==> flow/design.v <==
module fullreg #(  parameter N = 16 )(
    input [N-1:0] d,
    output reg [N-1:0] q,
    input clk,
    input en,
    input clr,  
    input rst   
    );
always @(posedge clk,posedge rst) begin
    if(rst)
        q<=0;
    else    
    if(en==1)begin
        if(clr)
            q<=0;
        else
            q<=d;
    end
end
endmodule
module exp_adder_bias (
    input  wire [7:0] exp1,    
    input  wire [7:0] exp2,    
    output wire [7:0] exp_out  
);
    wire [8:0] sum;            
    wire [8:0] sum_minus_bias;
    assign sum = exp1 + exp2;
    assign sum_minus_bias = sum - 9'd127;
    assign exp_out = sum_minus_bias[7:0];
endmodule
module exp_normalizer (
    input  wire        msb_mult,    
    input  wire [7:0]  exp_in,      
    output wire [7:0]  exp_out      
);
    assign exp_out = msb_mult ? (exp_in + 8'd1) : exp_in;
endmodule
module mantissa_normalizer (
    input  wire [47:0] mult_out,    
    output wire [23:0] mant_out     
);
    assign mant_out = mult_out[47] ? 
                      mult_out[47:24] : 
                      mult_out[46:23];
endmodule
module mult24 (
    input  wire [23:0] a,    
    input  wire [23:0] b,    
    output wire [47:0] p     
);
    assign p = $unsigned(a) * $unsigned(b);
endmodule
module fp32mult (
    input  wire [31:0] x1,
    input  wire [31:0] x2,
    input  wire        en,
    input  wire        rst,
    input  wire        clk,
    output wire [31:0] y,
    output wire        ready
);
    wire [31:0] x1_reg;
    wire [31:0] x2_reg;
    fullreg #(32) reg_x1 (.clk(clk), .rst(rst), .clr(1'b0), .en(en), .d(x1), .q(x1_reg));
    fullreg #(32) reg_x2 (.clk(clk), .rst(rst), .clr(1'b0), .en(en), .d(x2), .q(x2_reg));
    wire sign1 = x1_reg[31];
    wire sign2 = x2_reg[31];
    wire [7:0] exp1 = x1_reg[30:23];
    wire [7:0] exp2 = x2_reg[30:23];
    wire [23:0] mant1 = {1'b1, x1_reg[22:0]};  
    wire [23:0] mant2 = {1'b1, x2_reg[22:0]};
    wire sign_result = sign1 ^ sign2;
    wire [7:0] exp_sum;
      wire en_d1;
    wire en_d2;
    exp_adder_bias exp_add_inst (
        .exp1(exp1),
        .exp2(exp2),
        .exp_out(exp_sum)
    );
    wire [47:0] mant_product;
    mult24 mult_inst (
        .a(mant1),
        .b(mant2),
        .p(mant_product)
    );
    wire [7:0] exp_norm;
    exp_normalizer exp_norm_inst (
        .msb_mult(mant_product[47]),
        .exp_in(exp_sum),
        .exp_out(exp_norm)
    );
    wire [23:0] mant_norm;
    mantissa_normalizer mant_norm_inst (
        .mult_out(mant_product),
        .mant_out(mant_norm)
    );
    wire [31:0] result_comb;
    assign result_comb = {sign_result, exp_norm, mant_norm[22:0]};
    fullreg #(32) reg_out (
        .clk(clk),
        .rst(rst),
        .clr(1'b0),
        .en(en_d1),
        .d(result_comb),
        .q(y)
    );
    fullreg #(1) reg_en_stage1 (
        .clk(clk),
        .rst(rst),
        .clr(1'b0),
        .en(1'b1),
        .d(en),
        .q(en_d1)
    );
    fullreg #(1) reg_en_stage2 (
        .clk(clk),
        .rst(rst),
        .clr(1'b0),
        .en(1'b1),
        .d(en_d1),
        .q(en_d2)
    );
    assign ready = en_d2;
endmodule
---- Reports on fp32mult ----
What the tools print for fp32mult, step after step.
Line numbers count from 1 in the design file above.
Library cell names are shortened.
A cell with - has no value.
inputs
  top ..................................... fp32mult
  clock ................................... clk
  library ................................. sky130hd
  library corner .......................... tt_025C_1v80

---- Elaborated design ----
Counts by Yosys on the flattened word-level netlist (proc, flatten, opt, wreduce; memories kept). Register bits leave out memories and registers merged into their read ports (data or address); mux counts leave out enables and synchronous resets folded into registers. Print and check cells are left out. Cells with the same type and inputs are merged into one.
word-level totals
  flip-flop bits (word level) ............. 98
  latch bits .............................. 0
  bits in writable memories ............... 0
  ROM bits ................................ 0
  word width x clocked read ports ......... 0
  memories ................................ 0
  input bits .............................. 67
  word-level cells ........................ 12
cells by class
  $add $sub $neg .......................... 3
  multipliers ............................. 1
  divide/modulo/power cells ............... 0
  magnitude comparators ................... 0
  equality and inequality tests ........... 0
  shift operators ......................... 0
  multiplexer cells ....................... 2
  bitwise logic cells ..................... 1
  reductions and logical operators ........ 0
operator list
  operator                                                     number
  24-bit by 24-bit multiplier with 48-bit output               1
  23-bit two-way mux                                           1
  8-bit by 1-bit adder with 8-bit output with constant B       1
  8-bit by 7-bit subtractor with 8-bit output with constant B  1
  8-bit adder                                                  1
  8-bit two-way mux                                            1
  1-bit bitwise XOR                                            1

---- Longest topological paths ----
Longest topological path by Yosys (ltp), each cell counted once; first at word level (registers and memories cut), then after technology mapping (sequential cells cut; the memories' decode and read muxes count).
logic depth
  depth after elaboration ................. 4
  ABC_AREA ................................ 0
  gate-level depth with buffers ........... 28
  gate-level depth less buffers ........... 25

---- Mapped cells and area ----
The flow's flattened synthesis, as Yosys stat reports it; memories are mapped. The netlist is that of the ABC_AREA named above (0 if unset); the other value can give another one.
Totals and module areas in this step are rounded.
cell types
  type      number
  fa_1      482
  dfrtp_1   98
  ha_1      183
  inv_1     604
  and2_1    241
  nand2_1   312
  mux2_2    47
  clkbuf_1  110
  a21oi_1   61
  nor2_1    67
  o21ai_0   44
  xnor2_1   21
  xor2_1    14
  a21o_1    16
  mux2i_1   11
  a31oi_1   11
  nor3_1    12
  o21bai_1  7
Not listed: further types 54, cells in them 113.
synthesis totals
  standard cells after synthesis .......... 2454
  mapped area ............................. 22700 µm²
  area of sequential cells ................ 2450 µm²
  flip-flops .............................. 98
  buffer cells ............................ 117
The figures by module come from a second, unflattened synthesis with its own total; it is not the netlist above.
unflattened totals
  cells (unflattened synthesis) ........... 2505
  area total of the unflattened synthesis .. 23700 µm²
Rows give one instance, submodules left out.
by module
  module               instances  cells  area (µm²)  seq. area (µm²)
  mult24               1          2181   19000       0.0
  fullreg (N=32)       3          74     1210        801
  mantissa_normalizer  1          27     388         0.0
  exp_adder_bias       1          44     367         0.0
  exp_normalizer       1          18     141         0.0
  fullreg (N=1)        2          5      42.5        25.0
  fp32mult             1          3      16.3        0.0

---- Path before layout ----
Source: OpenSTA report_checks on the synthesized netlist (no wires, ideal clock, input and output delay 20% of the period each), path of least setup slack; recovery checks are left aside. Register names are those of the netlist, which keeps one name where synthesis merged equal registers.
timing path post-synthesis
  path kind ............................... register -> register
  from .................................... register reg_x2.q[12]
  to ...................................... register reg_out.q[20]
  period .................................. 10.0 ns
  library setup time ...................... 0.087 ns
  launch time at the first pin ............ 0.000 ns
  data arrival time ....................... 6.814 ns
  setup slack ............................. 3.099 ns
  path delay .............................. 6.901 ns
  driving pins on the path ................ 26
  buffers on the path ..................... 2
  period reached after synthesis .......... 6.901 ns
"path delay" = arrival - input delay + setup time.
"driving pins on the path": output pins that drive a net of the path, with the launching flip-flop's if there is one; two outputs of one cell count as two.
"period reached after synthesis" is the clock period less the worst setup slack; recovery checks do not enter. This is arithmetic on one report: input and output delays are still those of the set period (20% each).
The rows between start and end are the longest chain of elaborated cells between them; the timing report does not say that the signal goes this way. Where chains are equally long, one stands for them.
A line is the first line of the expression or statement that the cell stems from. Yosys adds cells for indexed reads and writes and turns some case tables into memories.
A register here has more assigning lines than the two given.
between the ends, post-synthesis
  path through ............................ dfrtp_1 -> clkbuf_1 -> clkbuf_1 -> nand2_1 -> fa_1 -> inv_1 -> fa_1 -> inv_1 -> fa_1 -> inv_1 -> fa_1 -> fa_1 -> fa_1 -> inv_1 -> fa_1 -> inv_1 -> ha_1 -> a21o_1 -> a21o_1 -> a21oi_1 -> o21ai_1 -> a211o_1 -> a2111o_1 -> a2111oi_4 -> o311ai_1 -> o211ai_1
  cells in the longest elaborated chain ... 2
  elaborated cells between the ends (all ways) .. 2
  source lines of those cells ............. 2
  classes of those cells .................. mul (1); mux (1)
ends and longest elaborated chain, post-synthesis
  element                                         RTL line  RTL
  start: declaration                              3         output reg [N-1:0] q,
  start: assignment                               11        q<=0;
  start: assignment                               17        q<=d;
  24-bit by 24-bit multiplier with 48-bit output  52        assign p = $unsigned(a) * $unsigned(b);
  23-bit two-way mux                              43        assign mant_out = mult_out[47] ?
  end: assignment                                 15        q<=0;
  end: assignment                                 17
  end: declaration                                3

---- Timing after layout ----
From the final timing report of flow run A: the path of least setup slack in the routed layout; clock arrival at registers is part of the times.
timing path after layout
  path kind ............................... register -> register
  from .................................... register reg_x1.q[8]
  to ...................................... register reg_out.q[10]
  period .................................. 11.0 ns
  library setup time ...................... 0.11 ns
  launch time at the first pin ............ 0.40 ns
  data arrival time ....................... 8.86 ns
  setup slack ............................. 2.42 ns
  driving pins on the path ................ 26
  buffers on the path ..................... 0
The rows between start and end are the longest chain of elaborated cells between them; the timing report does not say that the signal goes this way. Where chains are equally long, one stands for them.
A register here has more assigning lines than the two given.
between the ends, after layout
  path through ............................ dfrtp_1 -> inv_1 -> nor2_1 -> fa_1 -> fa_1 -> inv_1 -> fa_1 -> inv_1 -> fa_1 -> inv_1 -> fa_1 -> inv_1 -> fa_1 -> inv_1 -> fa_1 -> inv_1 -> ha_1 -> a21oi_1 -> o21ai_0 -> a21oi_1 -> o21bai_1 -> o2111a_2 -> o21ai_1 -> nand2_2 -> a21oi_1 -> a32o_1
  cells in the longest elaborated chain ... 2
  elaborated cells between the ends (all ways) .. 2
  source lines of those cells ............. 2
  classes of those cells .................. mul (1); mux (1)
ends and longest elaborated chain, after layout
  element                                         RTL line  RTL
  start: declaration                              3         output reg [N-1:0] q,
  start: assignment                               11        q<=0;
  start: assignment                               17        q<=d;
  24-bit by 24-bit multiplier with 48-bit output  52        assign p = $unsigned(a) * $unsigned(b);
  23-bit two-way mux                              43        assign mant_out = mult_out[47] ?
  end: assignment                                 15        q<=0;
  end: assignment                                 17
  end: declaration                                3

FLOW RESULTS
============

Below are 4 stored runs of the flow (Yosys, OpenROAD; platform sky130hd) on fp32mult, each with its settings and what was measured, unordered. Constraints: input delay and output delay 20% of the set period each, output load 0.01 pF.
"achieved period": clock period set for the run, less the worst setup slack. It is reckoned from that one timing run; input and output delays stay at 20% of the period that was set.
"time used up by the worst setup path" is the time allowed to the run's worst setup path (the clock period less input and output delay, where it has them) less its slack. Clock arrival times count: a late capture clock shortens it, a late launch clock lengthens it.
Results are given in rounded form.

---- flow run A ----
settings
  CAP_MARGIN = 25
  CELL_PAD_IN_SITES_DETAIL_PLACEMENT = 0
  CORE_ASPECT_RATIO = 1.66
  CORE_MARGIN = 7
  CORE_UTILIZATION = 41
  CTS_CLUSTER_DIAMETER = 391
  GPL_ROUTABILITY_DRIVEN = 1
  MAX_ROUTING_LAYER = met4
  MIN_ROUTING_LAYER = met1
  PLACE_DENSITY_LB_ADDON = 0.02
  SETUP_SLACK_MARGIN = 1.48
  TNS_END_PERCENT = 95
  period_ns = 11.0
  SLEW_MARGIN = 20
results
  chip area after synthesis (Yosys) ....... 22700 µm²
  standard-cell area of the final layout .. 24800 µm²
  time used up by the worst setup path .... 8.58 ns
  critical path kind ...................... register -> register
  worst setup slack after layout .......... 2.42 ns
  post-route utilization .................. 0.456
  achieved period ......................... 8.575 ns
  sum of negative setup slack ............. 0.000 ns
  worst-case hold slack ................... 0.515 ns
  total die area .......................... 62200 µm²

---- flow run B ----
settings
  CORE_UTILIZATION = 40
  MAX_ROUTING_LAYER = met4
  SLEW_MARGIN = 5
  period_ns = 10.0
  CAP_MARGIN = 20
  CORE_MARGIN = 2
results
  chip area after synthesis (Yosys) ....... 22700 µm²
  time used up by the worst setup path .... 8.61 ns
  critical path kind ...................... register -> register
  worst setup slack after layout .......... 1.39 ns
  worst-case hold slack ................... 0.510 ns
  standard-cell area of the final layout .. 24800 µm²
  achieved period ......................... 8.608 ns
  post-route utilization .................. 0.441
  total die area .......................... 58500 µm²
  sum of negative setup slack ............. 0.000 ns

---- flow run C ----
settings
  CORE_UTILIZATION = 40
  period_ns = 10.0
  CAP_MARGIN = 20
  CORE_MARGIN = 2
  SLEW_MARGIN = 20
results
  worst setup slack after layout .......... 1.40 ns
  standard-cell area of the final layout .. 24700 µm²
  total die area .......................... 58500 µm²
  chip area after synthesis (Yosys) ....... 22700 µm²
  post-route utilization .................. 0.439
  sum of negative setup slack ............. 0.000 ns
  time used up by the worst setup path .... 8.60 ns
  critical path kind ...................... register -> register
  worst-case hold slack ................... 0.510 ns
  achieved period ......................... 8.599 ns

---- flow run D ----
settings
  CORE_MARGIN = 9
  CORE_UTILIZATION = 40
  CTS_CLUSTER_DIAMETER = 116
  CTS_CLUSTER_SIZE = 66
  GPL_ROUTABILITY_DRIVEN = 1
  HOLD_SLACK_MARGIN = -0.03
  MAX_ROUTING_LAYER = met4
  PLACE_DENSITY_LB_ADDON = 0.17
  SLEW_MARGIN = 5
  TNS_END_PERCENT = 45
  period_ns = 10.0
  CAP_MARGIN = 20
results
  worst setup slack after layout .......... 1.31 ns
  achieved period ......................... 8.689 ns
  sum of negative setup slack ............. 0.000 ns
  time used up by the worst setup path .... 8.69 ns
  critical path kind ...................... register -> register
  total die area .......................... 65500 µm²
  worst-case hold slack ................... 0.497 ns
  standard-cell area of the final layout .. 24700 µm²
  chip area after synthesis (Yosys) ....... 22700 µm²
  post-route utilization .................. 0.445
